==> flow/design.v <==
module ALU(
    clk,
    rst_n,
    valid,
    ready,
    mode,
    in_A,
    in_B,
    out
);
    input         clk, rst_n;
    input         valid;
    input  [1:0]  mode;  
    output        ready;
    input  [31:0] in_A, in_B;
    output [63:0] out;
    parameter IDLE = 3'd0;
    parameter MUL  = 3'd1;
    parameter DIV  = 3'd2;
    parameter AND  = 3'd3;
    parameter AVG  = 3'd4;
    parameter OUT  = 3'd5;
    reg  [ 2:0] state, state_nxt;
    reg  [ 4:0] counter, counter_nxt;
    reg  [64:0] shreg, shreg_nxt;  
    reg  [31:0] alu_in, alu_in_nxt;
    reg  [32:0] alu_out;
    reg         ready_;
    assign ready = ready_;
    assign out = shreg[63:0];
    always @(*) begin
        case(state)
            IDLE: begin
                if (valid) 
                    case (mode)
                        0 : state_nxt = MUL;
                        1 : state_nxt = DIV;
                        2 : state_nxt = AND;
                        3 : state_nxt = AVG;
                    endcase
                else state_nxt = IDLE;
            end
            MUL : state_nxt = (counter != 31) ? MUL : OUT;
            DIV : state_nxt = (counter != 31) ? DIV : OUT;
            AND : state_nxt = OUT;
            AVG : state_nxt = OUT;
            OUT : state_nxt = IDLE;
            default : state_nxt = IDLE;
        endcase
    end
    always @(*) begin
        if ((state == MUL) || (state == DIV)) counter_nxt = counter + 1; 
        else                                  counter_nxt = 0;
    end
    always @(*) begin
        case(state)
            IDLE: begin
                if (valid) alu_in_nxt = in_B;
                else       alu_in_nxt = 0;
            end
            OUT : alu_in_nxt = 0;
            default: alu_in_nxt = alu_in;
        endcase
    end
    always @(*) begin
        case (state)
            MUL : begin
                if (shreg[0]) alu_out = shreg[63:32] + alu_in;
                else          alu_out = shreg[63:32];
            end
            DIV : alu_out = shreg[64:32] - {1'b0, alu_in};
            AND : alu_out = shreg[31:0] & alu_in;
            AVG : alu_out = (shreg[31:0] + alu_in) >> 1;
            default alu_out = 0;
        endcase
    end
    always @(*) begin
        case (state)
            IDLE: begin
                if (valid) begin
                    shreg_nxt = {33'b0, in_A};
                    if (state_nxt == DIV) shreg_nxt = shreg_nxt << 1;                 
                end
                else shreg_nxt = 0;
            end
            MUL : shreg_nxt = {1'b0, alu_out, shreg[31:1]};
            DIV : begin
                if (shreg[64:32] < {1'b0, alu_in}) shreg_nxt = shreg << 1;
                else                      shreg_nxt = {alu_out[31:0], shreg[31:0], 1'b1};
                if (counter == 31) shreg_nxt = {1'b0, shreg_nxt[64:33], shreg_nxt[31:0]};
            end
            AND : shreg_nxt = {32'b0, alu_out};
            AVG : shreg_nxt = {32'b0, alu_out};
            OUT : shreg_nxt = 0;
            default : shreg_nxt = 0;
        endcase
    end
    always @(posedge clk or negedge rst_n) begin
        if (!rst_n) begin
            state   <= IDLE;
            counter <= 0;
            shreg   <= 0;
            alu_in  <= 0;
            ready_  <= 0;
        end
        else begin
            state   <= state_nxt;
            counter <= counter_nxt;
            shreg   <= shreg_nxt;
            alu_in  <= alu_in_nxt;
            ready_  <= (state_nxt == OUT) ? 1 : 0;
        end
    end
endmodule
From RTL to reports: ALU
Tool output for the design above, in the order of the flow.
Lines are those of the file above, counted from 1.
Operators: Yosys type, input widths -> output width; for muxes data width and select width s.
Library cell names are shortened.
A cell with n/a has no value.
- top module: ALU
- clock input: clk
- standard-cell library: sky130hd
- corner: tt_025C_1v80

After elaboration
Counts by Yosys on the flattened word-level netlist (proc, flatten, opt, wreduce; memories kept). Register bits leave out memories and registers merged into their read ports (data or address). Print and check cells are left out. Cells with the same type and inputs are merged into one.
- noted output and inout port bits: 65
- cells after elaboration: 44
- flip-flop bits (word level) at 106
- input port bits at 69
- reduce/logical cells at 5
- noted equality and inequality tests: 12
- noted magnitude comparators: 1
- bitwise logic cells at 1
- muxes and demuxes at 16
- $add $sub $neg at 4
- operator list (kind ; count):
    $pmux 65 s4 ; 1
    $mux 65 ; 2
    $pmux 33 s3 ; 1
    $mux 33 ; 3
    $add 32x32->33 ; 2
    $pmux 32 s2 ; 1
    $sub 33x32->33 ; 1
    $lt 33x32->1 ; 1
    $and 32x32->32 ; 1
    $mux 32 ; 1
    $pmux 3 s4 ; 2
    $eq 3x2->1 const B ; 3
    $eq 3x3->1 const B ; 3
    $mux 3 ; 3
    $add 5x1->5 const B ; 1
    $eq 5x5->1 const B ; 1
    $ne 5x5->1 const B ; 1
    $mux 5 ; 1
    $eq 2x2->1 const B ; 2
    $eq 3x1->1 const B ; 1
    $logic_not 3->1 ; 1
    $eq 2x1->1 const B ; 1
    $logic_not 2->1 ; 1
    $reduce_bool 2->1 ; 1
    $reduce_or 2->1 ; 1
    $logic_or 1x1->1 ; 1
    $mux 1 ; 1

Longest topological paths
Longest topological path by Yosys (ltp), each cell counted once; first at word level (registers and memories cut), then after technology mapping (sequential cells cut; the memories' decode and read muxes count).
- word-level depth: 8
- noted ABC_AREA: 0
- noted gate-level depth with buffers: 15
- noted depth with buffers taken out: 13

Synthesis result
The flow's flattened synthesis, as Yosys stat reports it; memories are mapped. The netlist is that of the ABC_AREA named above (0 if unset); the other value can give another one.
The area totals of this step are shown rounded.
- cell types (type ; count ; total area (µm²)):
    dfrtp_1 ; 108 ; 2.7E+03
    ha_1 ; 97 ; 1.21E+03
    a21oi_1 ; 117 ; 585.562
    nand2_1 ; 143 ; 536.765
    buf_4 ; 64 ; 480.461
    o21ai_0 ; 91 ; 455.437
    nor2_1 ; 115 ; 431.664
    xnor2_1 ; 48 ; 420.403
    mux2_2 ; 37 ; 416.65
    a222oi_1 ; 39 ; 390.374
    a22o_1 ; 42 ; 367.853
    clkbuf_1 ; 86 ; 322.81
    mux2i_1 ; 32 ; 320.307
    inv_1 ; 71 ; 266.506
    a21o_1 ; 28 ; 210.202
    o221ai_1 ; 17 ; 148.893
    nand3_1 ; 29 ; 145.139
    xor2_1 ; 16 ; 140.134
Not listed: further types 63, cells in them 356.
- cells in the netlist: 1536
- area of sequential cells: 0.002729 mm²
- noted mapped area: 0.01221 mm²
- mapped flip-flops: 109
- noted buffer cells: 160

Path before layout
Path of least setup slack by OpenSTA after synthesis, without wires, with an ideal clock, recovery checks aside; 20% of the period is set as input and as output delay. Where synthesis merged equal registers, the netlist keeps one of their names.
- path kind: input -> register
- start: in valid
- end: reg shreg[22]
- noted required time: 9860 ps
- time at the first pin: 2000 ps
- path delay at 2413 ps
- arrival at 4273 ps
- path slack at 5586 ps
- library setup time: 140 ps
- driving pins on the path: 9
- period at 10000 ps
- path buffers: 2
- external input delay: 2000 ps
- synthesis period reached at 4414 ps
"path delay" is the arrival time less input delay plus setup time.
"driving pins on the path": output pins that drive a net of the path, with the launching flip-flop's if there is one; two outputs of one cell count as two.
"synthesis period reached" = period - worst setup slack (recovery checks aside). The figure is calculated, with input and output delays left at 20% of the set period.
The rows between start and end are the longest chain of elaborated cells between them; the timing report does not say that the signal goes this way. Where chains are equally long, one stands for them.
Each line given opens the expression or statement behind the cell; cells for indexed reads and writes are added by Yosys, which also makes memories of some case tables.
- cells stage by stage: and2_1 clkbuf_1 and3_1 or2_2 nor3_1 clkbuf_1 mux2_2 a222oi_1 o21ai_0
- noted cells in the longest elaborated chain: 6
- elaborated cells between the ends (all ways) at 6
- noted RTL lines with such cells: 5
- classes of those cells: eq/ne (1); mux (5)
- RTL lines, path after synthesis (element ; line ; source):
    start: declaration ; 12 ; input         valid;
    $mux 3 ; 34 ; if (valid)
    $pmux 3 s4 ; 32 ; case(state)
    $eq 3x2->1 ; 82 ; if (state_nxt == DIV) shreg_nxt = shreg_nxt << 1;
    $mux 33 ; 82 ;
    $mux 33 ; 80 ; if (valid) begin
    $pmux 65 s4 ; 78 ; case (state)
    end: assignment ; 102 ; shreg   <= 0;
    end: assignment ; 109 ; shreg   <= shreg_nxt;
    end: declaration ; 25 ; reg  [64:0] shreg, shreg_nxt;

Worst path after layout
Path of least setup slack in the final report of record 1 (OpenROAD, finished layout, wires in). Where an end is a register, its clock arrival counts in the times.
The path's times are printed in steps of 10 ps; the period is the one set.
- path kind: register -> register
- start: reg alu_in[16]
- end: reg shreg[56]
- arrival at 4810 ps
- period at 5220 ps
- driving pins on the path: 11
- library setup time: 110 ps
- time at the first pin: 360 ps
- noted required time: 5490 ps
- path buffers: 1
- path slack at 680 ps
The rows between start and end are the longest chain of elaborated cells between them; the timing report does not say that the signal goes this way. Where chains are equally long, one stands for them.
- cells stage by stage: dfrtp_1 inv_1 ha_1 nand4_1 or4_1 a21oi_1 a31oi_1 o211ai_4 buf_4 mux2_2 a221o_1
- noted cells in the longest elaborated chain: 6
- elaborated cells between the ends (all ways) at 9
- noted RTL lines with such cells: 7
- classes of those cells: add/sub (3); compare (1); mux (5)
- RTL lines, path after layout (element ; line ; source):
    start: declaration ; 26 ; reg  [31:0] alu_in, alu_in_nxt;
    start: assignment ; 103 ; alu_in  <= 0;
    start: assignment ; 110 ; alu_in  <= alu_in_nxt;
    $add 32x32->33 ; 68 ; if (shreg[0]) alu_out = shreg[63:32] + alu_in;
    $mux 33 ; 68 ;
    $pmux 33 s3 ; 66 ; case (state)
    $mux 65 ; 88 ; if (shreg[64:32] < {1'b0, alu_in}) shreg_nxt = shreg << 1;
    $mux 65 ; 90 ; if (counter == 31) shreg_nxt = {1'b0, shreg_nxt[64:33], shreg_nxt[31:0]};
    $pmux 65 s4 ; 78 ; case (state)
    end: assignment ; 102 ; shreg   <= 0;
    end: assignment ; 109 ; shreg   <= shreg_nxt;
    end: declaration ; 25 ; reg  [64:0] shreg, shreg_nxt;

Appendix: measured runs

Record of 5 stored runs of the RTL-to-layout flow on ALU, platform sky130hd. The runs are unordered. Constraints: input delay and output delay 20% of the set period each, output load 0.01 pF.
"achieved period" = clock period - worst setup slack. The figure is calculated, with input and output delays left at 20% of the set period.
"allowed time less slack (worst setup path)" is the time allowed to the run's worst setup path (the clock period less input and output delay, where it has them) less its slack. Clock arrival times count: a late capture clock shortens it, a late launch clock lengthens it.
"allowed time less slack (worst setup path)" is known to 10 ps.
The measured numbers are rounded.

Record 1
Settings were period_ns = 5.22; CAP_MARGIN = 20; CORE_MARGIN = 2; CORE_UTILIZATION = 40; SLEW_MARGIN = 20
- post-synthesis cell area at 0.01221 mm²
- die footprint at 0.03195 mm²
- std-cell area (final layout) at 0.01378 mm²
- noted the worst setup slack after layout: 675 ps
- setup total negative slack at 0 ps
- worst hold slack in the final report at 462 ps
- noted the achieved period: 4,545 ps
- allowed time less slack (worst setup path) at 4,540 ps
- worst setup path kind: register -> register

Record 2
Settings were ABC_AREA = 1; CAP_MARGIN = 0; CELL_PAD_IN_SITES_DETAIL_PLACEMENT = 1; CORE_ASPECT_RATIO = 0.88; CORE_MARGIN = 7; CORE_UTILIZATION = 53; CTS_CLUSTER_SIZE = 87; GPL_ROUTABILITY_DRIVEN = 0; GPL_TIMING_DRIVEN = 1; MAX_ROUTING_LAYER = met5; MIN_ROUTING_LAYER = met1; PLACE_DENSITY_LB_ADDON = 0.27; SLEW_MARGIN = 0; period_ns = 7.15
- did not finish, routing stopped with ODB-0269

Record 3
Settings were ABC_AREA = 1; CAP_MARGIN = 40; CELL_PAD_IN_SITES_DETAIL_PLACEMENT = 0; CELL_PAD_IN_SITES_GLOBAL_PLACEMENT = 3; CORE_ASPECT_RATIO = 0.88; CORE_MARGIN = 2; CORE_UTILIZATION = 53; CTS_CLUSTER_SIZE = 87; GPL_ROUTABILITY_DRIVEN = 0; GPL_TIMING_DRIVEN = 0; MAX_ROUTING_LAYER = met5; MIN_ROUTING_LAYER = met1; PLACE_DENSITY_LB_ADDON = 0.27; SLEW_MARGIN = 0; TNS_END_PERCENT = 70; period_ns = 7.15
- did not finish, placement stopped with FLW-0024

Record 4
Settings were CORE_MARGIN = 10; CORE_UTILIZATION = 24; CTS_CLUSTER_SIZE = 55; GPL_ROUTABILITY_DRIVEN = 1; MAX_ROUTING_LAYER = met4; period_ns = 4.44; CAP_MARGIN = 20; SLEW_MARGIN = 20
- post-synthesis cell area at 0.01221 mm²
- die footprint at 0.06032 mm²
- std-cell area (final layout) at 0.01456 mm²
- noted the worst setup slack after layout: 239 ps
- setup total negative slack at 0 ps
- worst hold slack in the final report at 464 ps
- noted the achieved period: 4,201 ps
- allowed time less slack (worst setup path) at 4,200 ps
- worst setup path kind: register -> register

Record 5
Settings were ABC_AREA = 1; CAP_MARGIN = 40; CELL_PAD_IN_SITES_DETAIL_PLACEMENT = 1; CELL_PAD_IN_SITES_GLOBAL_PLACEMENT = 3; CORE_ASPECT_RATIO = 0.88; CORE_MARGIN = 2; CORE_UTILIZATION = 53; CTS_CLUSTER_SIZE = 87; GPL_ROUTABILITY_DRIVEN = 0; GPL_TIMING_DRIVEN = 1; HOLD_SLACK_MARGIN = 0.24; MAX_ROUTING_LAYER = met5; MIN_ROUTING_LAYER = met1; PLACE_DENSITY_LB_ADDON = 0.27; SLEW_MARGIN = 0; TNS_END_PERCENT = 70; period_ns = 7.15
- did not finish, placement stopped with FLW-0024
